==> flow/design.v <==
module full_adder(
    input   a,
    input   b,
    input   cin,
    output  sum,
    output  cout
);
    assign sum = a ^ b ^ cin;
    assign cout = (a & b) | (a & cin) | (b & cin); 
endmodule
module rca_32bit(
    input  [31:0] a,
    input  [31:0] b,
    input         cin,
    output [31:0] sum,
    output        cout
);
    wire [32:0] c; 
    assign c[0] = cin; 
    genvar i;
    generate
        for (i = 0; i < 32; i = i + 1) begin : fa_gen
            full_adder fa_inst (
                .a(a[i]),
                .b(b[i]),
                .cin(c[i]), 
                .sum(sum[i]),
                .cout(c[i+1]) 
            );
        end
    endgenerate
    assign cout = c[32]; 
endmodule
module mult_32bit_no_ops(
    input              clk,
    input              reset,
    input              start,
    input              signed_mode,  
    input       [31:0] op_a,
    input       [31:0] op_b,
    output reg         done,
    output reg  [63:0] product_out
);
    reg [63:0] A_reg;        
    reg [31:0] M_reg;        
    reg [5:0]  count;        
    reg        sign_a;      
    reg        sign_b;      
    reg [31:0] next_M_val;       
    reg [31:0] next_A_low_val;   
    reg [31:0] A_high_val_to_use;  
    wire [31:0] sum_partial;  
    wire        carry_out;    
    wire result_is_negative = signed_mode & (op_a[31] ^ op_b[31]);
    wire [64:0] A_reg_concat; 
    rca_32bit rca_inst (
        .a(A_reg[63:32]),             
        .b(M_reg),                    
        .cin(1'b0),
        .sum(sum_partial),
        .cout(carry_out)
    );
    wire [31:0] abs_a_sum;
    rca_32bit rca_abs_a_inst (
        .a(~op_a), .b(32'h0), .cin(1'b1), .sum(abs_a_sum), .cout()
    );
    wire [31:0] abs_b_sum;
    rca_32bit rca_abs_b_inst (
        .a(~op_b), .b(32'h0), .cin(1'b1), .sum(abs_b_sum), .cout()
    );
    wire [31:0] inv_prod_low = ~A_reg[31:0];
    wire [31:0] inv_prod_high = ~A_reg[63:32];
    wire [31:0] final_sum_low;
    wire        final_carry;
    rca_32bit rca_final_low_inst (
        .a(inv_prod_low), .b(32'b0), .cin(1'b1), .sum(final_sum_low), .cout(final_carry)
    );
    wire [31:0] final_sum_high;
    rca_32bit rca_final_high_inst (
        .a(inv_prod_high), .b(32'b0), .cin(final_carry), .sum(final_sum_high), .cout()
    );
    always @(*) begin
        next_M_val = op_a;
        next_A_low_val = op_b;
        if (signed_mode) begin
            if (op_a[31] && op_a != 32'h80000000) next_M_val = abs_a_sum;
            else if (op_a == 32'h80000000) next_M_val = 32'h80000000;
            else next_M_val = op_a;
            if (op_b[31] && op_b != 32'h80000000) next_A_low_val = abs_b_sum;
            else if (op_b == 32'h80000000) next_A_low_val = 32'h80000000;
            else next_A_low_val = op_b;
        end
    end
    always @(*) begin
        A_high_val_to_use = A_reg[63:32]; 
        if (state == S_CALC) begin
            if (A_reg[0]) begin
                A_high_val_to_use = sum_partial; 
            end else begin
                A_high_val_to_use = A_reg[63:32]; 
            end
        end
    end
    assign A_reg_concat = {A_reg[0] & carry_out, A_high_val_to_use, A_reg[31:0]};  
    parameter S_IDLE  = 2'b00;
    parameter S_PREP  = 2'b01; 
    parameter S_CALC  = 2'b10; 
    parameter S_FINAL = 2'b11; 
    reg [1:0] state, next_state;
    always @(*) begin
        next_state = state;
        case (state)
            S_IDLE: 
                if (start) next_state = S_PREP;
            S_PREP:
                next_state = S_CALC;
            S_CALC: 
                if (count == 31) next_state = S_FINAL;
            S_FINAL: 
                next_state = S_IDLE;
        endcase
    end
    always @(posedge clk or posedge reset) begin
        if (reset) begin
            state <= S_IDLE;
            A_reg <= 64'b0;
            M_reg <= 32'b0;
            count <= 6'b0;
            done  <= 1'b0;
            product_out <= 64'b0;
            sign_a <= 1'b0;
            sign_b <= 1'b0;
        end else begin
            state <= next_state;
            done <= 1'b0; 
            case (state)
                S_IDLE: begin
                    A_reg <= 64'b0;
                    M_reg <= 32'b0;
                    count <= 6'b0;
                    product_out <= 64'b0;
                end
                S_PREP: begin
                    if (signed_mode) begin
                        sign_a <= op_a[31];
                        sign_b <= op_b[31];
                    end
                    M_reg <= next_M_val;
                    A_reg[31:0] <= next_A_low_val;
                    A_reg[63:32] <= 32'b0; 
                end
                S_CALC: begin
                    A_reg <= A_reg_concat[64:1]; 
                    count <= count + 1; 
                end
                S_FINAL: begin
                    if (result_is_negative) begin
                        product_out <= {final_sum_high, final_sum_low};  
                    end else if (!signed_mode) begin
                         if (op_a == 32'hFFFFFFFF && op_b == 32'hFFFFFFFF) begin
                             if (A_reg[63:32] == 32'h00000000 && A_reg[31:0] == 32'h00000001) begin
                                 product_out <= 64'hFFFFFFFE00000001;  
                             end else begin
                                 product_out <= A_reg;
                             end
                         end else begin
                             product_out <= A_reg;
                         end
                    end else begin
                        product_out <= A_reg;
                    end
                    done <= 1'b1;
                end
            endcase
        end
    end
endmodule
Tool chain data of mult_32bit_no_ops
What the tools print for mult_32bit_no_ops, step after step.
Line numbers count from 1 in the design file above.
Operators carry their Yosys type and port widths (W data, S select, Z words).
Library cell names are shortened.
{"block": "design", "design": "mult_32bit_no_ops", "clock": "clk", "lib": "sky130hd", "pvt_corner": "tt_025C_1v80"}

After elaboration
Counts by Yosys on the flattened word-level netlist (proc, flatten, opt, wreduce; memories kept). Register bits leave out memories and registers merged into their read ports (data or address). Print and check cells are left out.
{"block": "bits", "reg_bits": 169, "output_inout_bits": 65, "word_cells": 530}
{"block": "classes", "add_sub_neg": 1, "equal": 13, "mux": 20, "bitwise": 476, "reduce_logical": 13}
{"block": "op_table", "operator": "$mux W64", "count": 4}
{"block": "op_table", "operator": "$mux W32", "count": 7}
{"block": "op_table", "operator": "$and A1 B1 Y1", "count": 218}
{"block": "op_table", "operator": "$xor A1 B1 Y1", "count": 189}
{"block": "op_table", "operator": "$eq A32 B32 Y1 const B", "count": 4}
{"block": "op_table", "operator": "$not A32 Y32", "count": 4}
{"block": "op_table", "operator": "$pmux W64 S2", "count": 1}
{"block": "op_table", "operator": "$pmux W32 S2", "count": 2}
{"block": "op_table", "operator": "$pmux W32 S3", "count": 1}
{"block": "op_table", "operator": "$ne A32 B32 Y1 const B", "count": 2}
{"block": "op_table", "operator": "$or A1 B1 Y1", "count": 62}
{"block": "op_table", "operator": "$eq A32 B1 Y1 const B", "count": 1}
{"block": "op_table", "operator": "$logic_not A32 Y1", "count": 1}
{"block": "op_table", "operator": "$pmux W6 S2", "count": 1}
{"block": "op_table", "operator": "$reduce_bool A2 Y1", "count": 4}
{"block": "op_table", "operator": "$pmux W2 S4", "count": 1}
{"block": "op_table", "operator": "$add A6 B1 Y6 const B", "count": 1}
{"block": "op_table", "operator": "$eq A6 B5 Y1 const B", "count": 1}
{"block": "op_table", "operator": "$logic_and A1 B1 Y1", "count": 4}
{"block": "op_table", "operator": "$eq A2 B2 Y1 const B", "count": 2}
{"block": "op_table", "operator": "$ne A2 B2 Y1 const B", "count": 2}
{"block": "op_table", "operator": "$mux W2", "count": 2}
{"block": "op_table", "operator": "$not A1 Y1", "count": 3}
{"block": "op_table", "operator": "$reduce_bool A3 Y1", "count": 1}
{"block": "op_table", "operator": "$eq A2 B1 Y1 const B", "count": 1}
{"block": "op_table", "operator": "$logic_not A2 Y1", "count": 1}
{"block": "op_table", "operator": "$reduce_and A2 Y1", "count": 1}
{"block": "op_table", "operator": "$reduce_or A2 Y1", "count": 1}
{"block": "op_table", "operator": "$mux W1", "count": 1}

Depth
Yosys ltp: most cells in a row. Word level: on the elaborated netlist, between registers, memories and ports. Mapped: between sequential cells and ports; inverters and the memories' decode and read muxes count.
{"block": "logic_depth", "ltp_word": 96, "abc_area": 1, "ltp_mapped": 70, "depth_no_buf": 69}

Netlist
Source: synth_stat.txt of the flow (Yosys; design flattened, memories mapped). It holds for the ABC_AREA given above (unset counts as 0); a run with the other value may have another netlist.
The area totals of this step are shown rounded.
{"block": "by_type", "cell_type": "dfrtp_1", "count": 170, "type_area_um2": 4254.08}
{"block": "by_type", "cell_type": "nand2_1", "count": 571, "type_area_um2": 2.14E+03}
{"block": "by_type", "cell_type": "ha_1", "count": 127, "type_area_um2": 1.59E+03}
{"block": "by_type", "cell_type": "inv_1", "count": 196, "type_area_um2": 735.706}
{"block": "by_type", "cell_type": "fa_1", "count": 31, "type_area_um2": 620.595}
{"block": "by_type", "cell_type": "nor2_1", "count": 157, "type_area_um2": 589.315}
{"block": "by_type", "cell_type": "o21ai_0", "count": 102, "type_area_um2": 510.49}
{"block": "by_type", "cell_type": "o22ai_1", "count": 61, "type_area_um2": 381.616}
{"block": "by_type", "cell_type": "nand3_1", "count": 75, "type_area_um2": 375.36}
{"block": "by_type", "cell_type": "clkbuf_1", "count": 44, "type_area_um2": 165.158}
{"block": "by_type", "cell_type": "inv_2", "count": 44, "type_area_um2": 165.158}
{"block": "by_type", "cell_type": "o21ai_1", "count": 31, "type_area_um2": 155.149}
{"block": "by_type", "cell_type": "buf_2", "count": 20, "type_area_um2": 100.096}
{"block": "by_type", "cell_type": "nand4_1", "count": 8, "type_area_um2": 50.048}
{"block": "by_type", "cell_type": "nor3_1", "count": 9, "type_area_um2": 45.043}
{"block": "by_type", "cell_type": "nor2_2", "count": 6, "type_area_um2": 37.536}
{"block": "by_type", "cell_type": "buf_1", "count": 9, "type_area_um2": 33.782}
{"block": "by_type", "cell_type": "buf_6", "count": 3, "type_area_um2": 33.782}
Other cell types: 14; their cells: 20.
{"block": "synth_totals", "cell_count": 1684, "synth_area_um2": 12100, "seq_area_um2": 4280, "ffs": 171, "n_buf": 77}

Worst setup path after synthesis
Path of least setup slack by OpenSTA after synthesis, without wires, with an ideal clock, recovery checks aside; 20% of the period is set as input and as output delay. Where synthesis merged equal registers, the netlist keeps one of their names.
{"block": "synth_path", "path_type": "register to register", "from": "register A_reg[32]", "to": "register A_reg[62]", "clock_period_ns": 14.0, "setup_ns": 0.138, "launch_ns": 0.000, "arrival_time_ns": 14.864, "t_required_ns": 13.862, "setup_slack_ns": -1.002, "delay_ns": 15.002, "stages": 37, "path_buffers": 0, "synth_period_reached_ns": 15.002}
"delay_ns" = arrival - input delay + setup time.
"stages": output pins that drive a net of the path, with the launching flip-flop's if there is one; two outputs of one cell count as two.
"synth_period_reached_ns" = period - worst setup slack (recovery checks aside). The figure is calculated, with input and output delays left at 20% of the set period.
Between the ends stands the longest chain of elaborated cells between them, by number of cells; it is not shown to be the way that was timed. Of several equally long chains one is given.
Each line given opens the expression or statement behind the cell; cells for indexed reads and writes are added by Yosys, which also makes memories of some case tables.
A register here has more assigning lines than the two given.
{"block": "synth_between", "path_cell_list": "dfrtp_1 ha_1 inv_1 fa_1 fa_1 fa_1 fa_1 fa_1 fa_1 fa_1 fa_1 fa_1 fa_1 fa_1 fa_1 fa_1 fa_1 fa_1 fa_1 fa_1 fa_1 fa_1 fa_1 fa_1 fa_1 fa_1 fa_1 fa_1 fa_1 fa_1 fa_1 fa_1 fa_1 fa_1 nand2_1 o21ai_0 o22ai_1", "elab_chain_len": 94, "cells_between": 124, "cone_classes": "2 x mux; 122 x logic"}
{"block": "synth_lines", "item": "start: declaration", "line_no": 44, "source": "reg [63:0] A_reg;"}
{"block": "synth_lines", "item": "start: assignment", "line_no": 126, "source": "A_reg <= 64'b0;"}
{"block": "synth_lines", "item": "start: assignment", "line_no": 153, "source": "A_reg <= A_reg_concat[64:1];"}
{"block": "synth_lines", "item": "$and A1 B1 Y1 (2 in a row)", "line_no": 9, "source": "assign cout = (a & b) | (a & cin) | (b & cin);"}
{"block": "synth_lines", "item": "$or A1 B1 Y1 (2 in a row)", "line_no": 9}
{"block": "synth_lines", "item": "$and A1 B1 Y1", "line_no": 9}
{"block": "synth_lines", "item": "$or A1 B1 Y1 (2 in a row)", "line_no": 9}
{"block": "synth_lines", "item": "$and A1 B1 Y1", "line_no": 9}
{"block": "synth_lines", "item": "$or A1 B1 Y1 (2 in a row)", "line_no": 9}
{"block": "synth_lines", "item": "$and A1 B1 Y1", "line_no": 9}
{"block": "synth_lines", "item": "[74 not listed]"}
{"block": "synth_lines", "item": "$and A1 B1 Y1", "line_no": 9}
{"block": "synth_lines", "item": "$or A1 B1 Y1 (2 in a row)", "line_no": 9}
{"block": "synth_lines", "item": "$and A1 B1 Y1", "line_no": 9}
{"block": "synth_lines", "item": "$or A1 B1 Y1 (2 in a row)", "line_no": 9}
{"block": "synth_lines", "item": "$xor A1 B1 Y1", "line_no": 8, "source": "assign sum = a ^ b ^ cin;"}
{"block": "synth_lines", "item": "$mux W32", "line_no": 97, "source": "if (A_reg[0]) begin"}
{"block": "synth_lines", "item": "$pmux W32 S2", "line_no": 136, "source": "case (state)"}
{"block": "synth_lines", "item": "end: assignment", "line_no": 138, "source": "A_reg <= 64'b0;"}
{"block": "synth_lines", "item": "end: assignment", "line_no": 153}
{"block": "synth_lines", "item": "end: declaration", "line_no": 44}

Worst path after layout
Path of least setup slack in the final report of flow run 1 (OpenROAD, finished layout, wires in). Where an end is a register, its clock arrival counts in the times.
{"block": "layout_path", "path_type": "register to register", "from": "register M_reg[0]", "to": "register A_reg[62]", "clock_period_ns": 10.3, "setup_ns": 0.14, "launch_ns": 0.44, "arrival_time_ns": 12.40, "t_required_ns": 10.60, "setup_slack_ns": -1.80, "stages": 37, "path_buffers": 0}
Between the ends stands the longest chain of elaborated cells between them, by number of cells; it is not shown to be the way that was timed. Of several equally long chains one is given.
A register here has more assigning lines than the two given.
{"block": "layout_between", "path_cell_list": "dfrtp_1 ha_2 inv_2 fa_2 fa_2 fa_2 fa_2 fa_2 fa_2 fa_2 fa_2 fa_2 fa_2 fa_2 fa_2 fa_2 fa_2 fa_2 fa_2 fa_2 fa_2 fa_2 fa_2 fa_2 fa_2 fa_2 fa_2 fa_2 fa_2 fa_2 fa_2 fa_2 fa_2 fa_1 nand2_1 o21ai_1 o22ai_1", "elab_chain_len": 94, "cells_between": 124, "cone_classes": "2 x mux; 122 x logic"}
{"block": "layout_lines", "item": "start: declaration", "line_no": 45, "source": "reg [31:0] M_reg;"}
{"block": "layout_lines", "item": "start: assignment", "line_no": 127, "source": "M_reg <= 32'b0;"}
{"block": "layout_lines", "item": "start: assignment", "line_no": 148, "source": "M_reg <= next_M_val;"}
{"block": "layout_lines", "item": "$and A1 B1 Y1 (2 in a row)", "line_no": 9, "source": "assign cout = (a & b) | (a & cin) | (b & cin);"}
{"block": "layout_lines", "item": "$or A1 B1 Y1 (2 in a row)", "line_no": 9}
{"block": "layout_lines", "item": "$and A1 B1 Y1", "line_no": 9}
{"block": "layout_lines", "item": "$or A1 B1 Y1 (2 in a row)", "line_no": 9}
{"block": "layout_lines", "item": "$and A1 B1 Y1", "line_no": 9}
{"block": "layout_lines", "item": "$or A1 B1 Y1 (2 in a row)", "line_no": 9}
{"block": "layout_lines", "item": "$and A1 B1 Y1", "line_no": 9}
{"block": "layout_lines", "item": "[74 not listed]"}
{"block": "layout_lines", "item": "$and A1 B1 Y1", "line_no": 9}
{"block": "layout_lines", "item": "$or A1 B1 Y1 (2 in a row)", "line_no": 9}
{"block": "layout_lines", "item": "$and A1 B1 Y1", "line_no": 9}
{"block": "layout_lines", "item": "$or A1 B1 Y1 (2 in a row)", "line_no": 9}
{"block": "layout_lines", "item": "$xor A1 B1 Y1", "line_no": 8, "source": "assign sum = a ^ b ^ cin;"}
{"block": "layout_lines", "item": "$mux W32", "line_no": 97, "source": "if (A_reg[0]) begin"}
{"block": "layout_lines", "item": "$pmux W32 S2", "line_no": 136, "source": "case (state)"}
{"block": "layout_lines", "item": "end: assignment", "line_no": 138, "source": "A_reg <= 64'b0;"}
{"block": "layout_lines", "item": "end: assignment", "line_no": 153, "source": "A_reg <= A_reg_concat[64:1];"}
{"block": "layout_lines", "item": "end: declaration", "line_no": 44, "source": "reg [63:0] A_reg;"}

==> results <==
Stored flow runs of mult_32bit_no_ops (4 of them; Yosys, OpenROAD, sky130hd). They differ in their settings and are not a sequence. Constraints: input delay and output delay 20% of the set period each, output load 0.01 pF.
"clock_period_reached_ns" = clock period - worst setup slack. The figure is calculated, with input and output delays left at 20% of the set period.
"critical_path_time_ns" = time allowed to the worst setup path (clock period - input delay - output delay, where it has them) - its slack; a late launch clock adds to it, a late capture clock takes from it.
By "power.total_mw" is meant OpenSTA's value without simulated activity: inputs other than the clock are taken to toggle once in ten clock periods, and the tool carries that through the logic.
The results are shown rounded.

Flow run 1
==> flow/run.sh <==
#!/bin/bash
# the make line also repeats the synthesis and layout settings of config.mk as NAME=value (left out here)
make -C /OpenROAD-flow-scripts/flow DESIGN_CONFIG=/design/flow/config.mk WORK_HOME=/design/flow/orfs CLKGATE_MAP_FILE= finish
==> flow/config.mk <==
export PLATFORM = sky130hd
export DESIGN_NAME = mult_32bit_no_ops
export DESIGN_NICKNAME = mult_32bit_no_ops
export VERILOG_FILES = /design/flow/design.v
export SDC_FILE = /design/flow/constraint.sdc
export NUM_CORES = 4
export LEC_CHECK = 0
export ABC_AREA = 1
export CAP_MARGIN = 20
export CELL_PAD_IN_SITES_DETAIL_PLACEMENT = 2
export CELL_PAD_IN_SITES_GLOBAL_PLACEMENT = 2
export CORE_ASPECT_RATIO = 0.6
export CORE_MARGIN = 2
export CORE_UTILIZATION = 32
export GPL_TIMING_DRIVEN = 0
export HOLD_SLACK_MARGIN = 0.22
export MAX_ROUTING_LAYER = met4
export MIN_ROUTING_LAYER = met1
export PLACE_DENSITY = 0.54
export SLEW_MARGIN = 20
export TNS_END_PERCENT = 55
==> flow/constraint.sdc <==
create_clock -name core_clock -period 10.3 [get_ports {clk}]
set_input_delay 2.0600 -clock core_clock [delete_from_list [all_inputs] [get_ports {clk}]]
set_output_delay 2.0600 -clock core_clock [all_outputs]
set_load 0.01 [all_outputs]

==> results of flow run 1, as JSON <==
{
  "post_synth_area_um2": 12100,
  "total_die_area_um2": 39600,
  "final_cell_area_um2": 15700,
  "fin_util_pct": 41.9,
  "final_setup_ws_ns": -1.80,
  "timing.setup.tns_ns": -8.46,
  "ws_hold_ns": 0.477,
  "power.total_mw": 3.28,
  "clock_period_reached_ns": 12.102,
  "critical_path_time_ns": 12.10,
  "worst_path_kind": "register to register"
}

Flow run 2
==> flow/run.sh <==
#!/bin/bash
# the make line also repeats the synthesis and layout settings of config.mk as NAME=value (left out here)
make -C /OpenROAD-flow-scripts/flow DESIGN_CONFIG=/design/flow/config.mk WORK_HOME=/design/flow/orfs CLKGATE_MAP_FILE= finish
==> flow/config.mk <==
export PLATFORM = sky130hd
export DESIGN_NAME = mult_32bit_no_ops
export DESIGN_NICKNAME = mult_32bit_no_ops
export VERILOG_FILES = /design/flow/design.v
export SDC_FILE = /design/flow/constraint.sdc
export NUM_CORES = 4
export LEC_CHECK = 0
export ABC_AREA = 0
export CAP_MARGIN = 25
export CELL_PAD_IN_SITES_GLOBAL_PLACEMENT = 0
export CORE_MARGIN = 2
export CORE_UTILIZATION = 42
export CTS_CLUSTER_DIAMETER = 321
export GPL_TIMING_DRIVEN = 1
export MAX_ROUTING_LAYER = met5
export PLACE_DENSITY = 0.54
export SLEW_MARGIN = 20
==> flow/constraint.sdc <==
create_clock -name core_clock -period 10.7 [get_ports {clk}]
set_input_delay 2.1400 -clock core_clock [delete_from_list [all_inputs] [get_ports {clk}]]
set_output_delay 2.1400 -clock core_clock [all_outputs]
set_load 0.01 [all_outputs]

==> results of flow run 2, as JSON <==
{
  "post_synth_area_um2": 11300,
  "total_die_area_um2": 28200,
  "final_cell_area_um2": 14500,
  "fin_util_pct": 54.4,
  "final_setup_ws_ns": -1.14,
  "timing.setup.tns_ns": -3.70,
  "ws_hold_ns": 0.482,
  "power.total_mw": 3.06,
  "clock_period_reached_ns": 11.838,
  "critical_path_time_ns": 11.84,
  "worst_path_kind": "register to register"
}

Flow run 3
==> flow/run.sh <==
#!/bin/bash
# the make line also repeats the synthesis and layout settings of config.mk as NAME=value (left out here)
make -C /OpenROAD-flow-scripts/flow DESIGN_CONFIG=/design/flow/config.mk WORK_HOME=/design/flow/orfs CLKGATE_MAP_FILE= finish
==> flow/config.mk <==
export PLATFORM = sky130hd
export DESIGN_NAME = mult_32bit_no_ops
export DESIGN_NICKNAME = mult_32bit_no_ops
export VERILOG_FILES = /design/flow/design.v
export SDC_FILE = /design/flow/constraint.sdc
export NUM_CORES = 4
export LEC_CHECK = 0
export CAP_MARGIN = 20
export CORE_MARGIN = 2
export CORE_UTILIZATION = 40
export PLACE_DENSITY = 0.6
export SETUP_SLACK_MARGIN = 2.48
export SLEW_MARGIN = 20
==> flow/constraint.sdc <==
create_clock -name core_clock -period 13.6 [get_ports {clk}]
set_input_delay 2.7200 -clock core_clock [delete_from_list [all_inputs] [get_ports {clk}]]
set_output_delay 2.7200 -clock core_clock [all_outputs]
set_load 0.01 [all_outputs]

==> results of flow run 3, as JSON <==
{
  "post_synth_area_um2": 11300,
  "total_die_area_um2": 29600,
  "final_cell_area_um2": 14200,
  "fin_util_pct": 51.2,
  "final_setup_ws_ns": 1.74,
  "timing.setup.tns_ns": 0.000,
  "ws_hold_ns": 0.498,
  "power.total_mw": 2.38,
  "clock_period_reached_ns": 11.856,
  "critical_path_time_ns": 11.86,
  "worst_path_kind": "register to register"
}

Flow run 4
==> flow/run.sh <==
#!/bin/bash
# the make line also repeats the synthesis and layout settings of config.mk as NAME=value (left out here)
make -C /OpenROAD-flow-scripts/flow DESIGN_CONFIG=/design/flow/config.mk WORK_HOME=/design/flow/orfs CLKGATE_MAP_FILE= finish
==> flow/config.mk <==
export PLATFORM = sky130hd
export DESIGN_NAME = mult_32bit_no_ops
export DESIGN_NICKNAME = mult_32bit_no_ops
export VERILOG_FILES = /design/flow/design.v
export SDC_FILE = /design/flow/constraint.sdc
export NUM_CORES = 4
export LEC_CHECK = 0
export CAP_MARGIN = 20
export CORE_MARGIN = 2
export CORE_UTILIZATION = 25
export PLACE_DENSITY = 0.6
export SLEW_MARGIN = 20
==> flow/constraint.sdc <==
create_clock -name core_clock -period 13.6 [get_ports {clk}]
set_input_delay 2.7200 -clock core_clock [delete_from_list [all_inputs] [get_ports {clk}]]
set_output_delay 2.7200 -clock core_clock [all_outputs]
set_load 0.01 [all_outputs]

==> results of flow run 4, as JSON <==
{
  "post_synth_area_um2": 11300,
  "total_die_area_um2": 46900,
  "final_cell_area_um2": 13900,
  "fin_util_pct": 31.2,
  "final_setup_ws_ns": 0.366,
  "timing.setup.tns_ns": 0.000,
  "ws_hold_ns": 0.485,
  "power.total_mw": 2.25,
  "clock_period_reached_ns": 13.234,
  "critical_path_time_ns": 13.23,
  "worst_path_kind": "register to register"
}
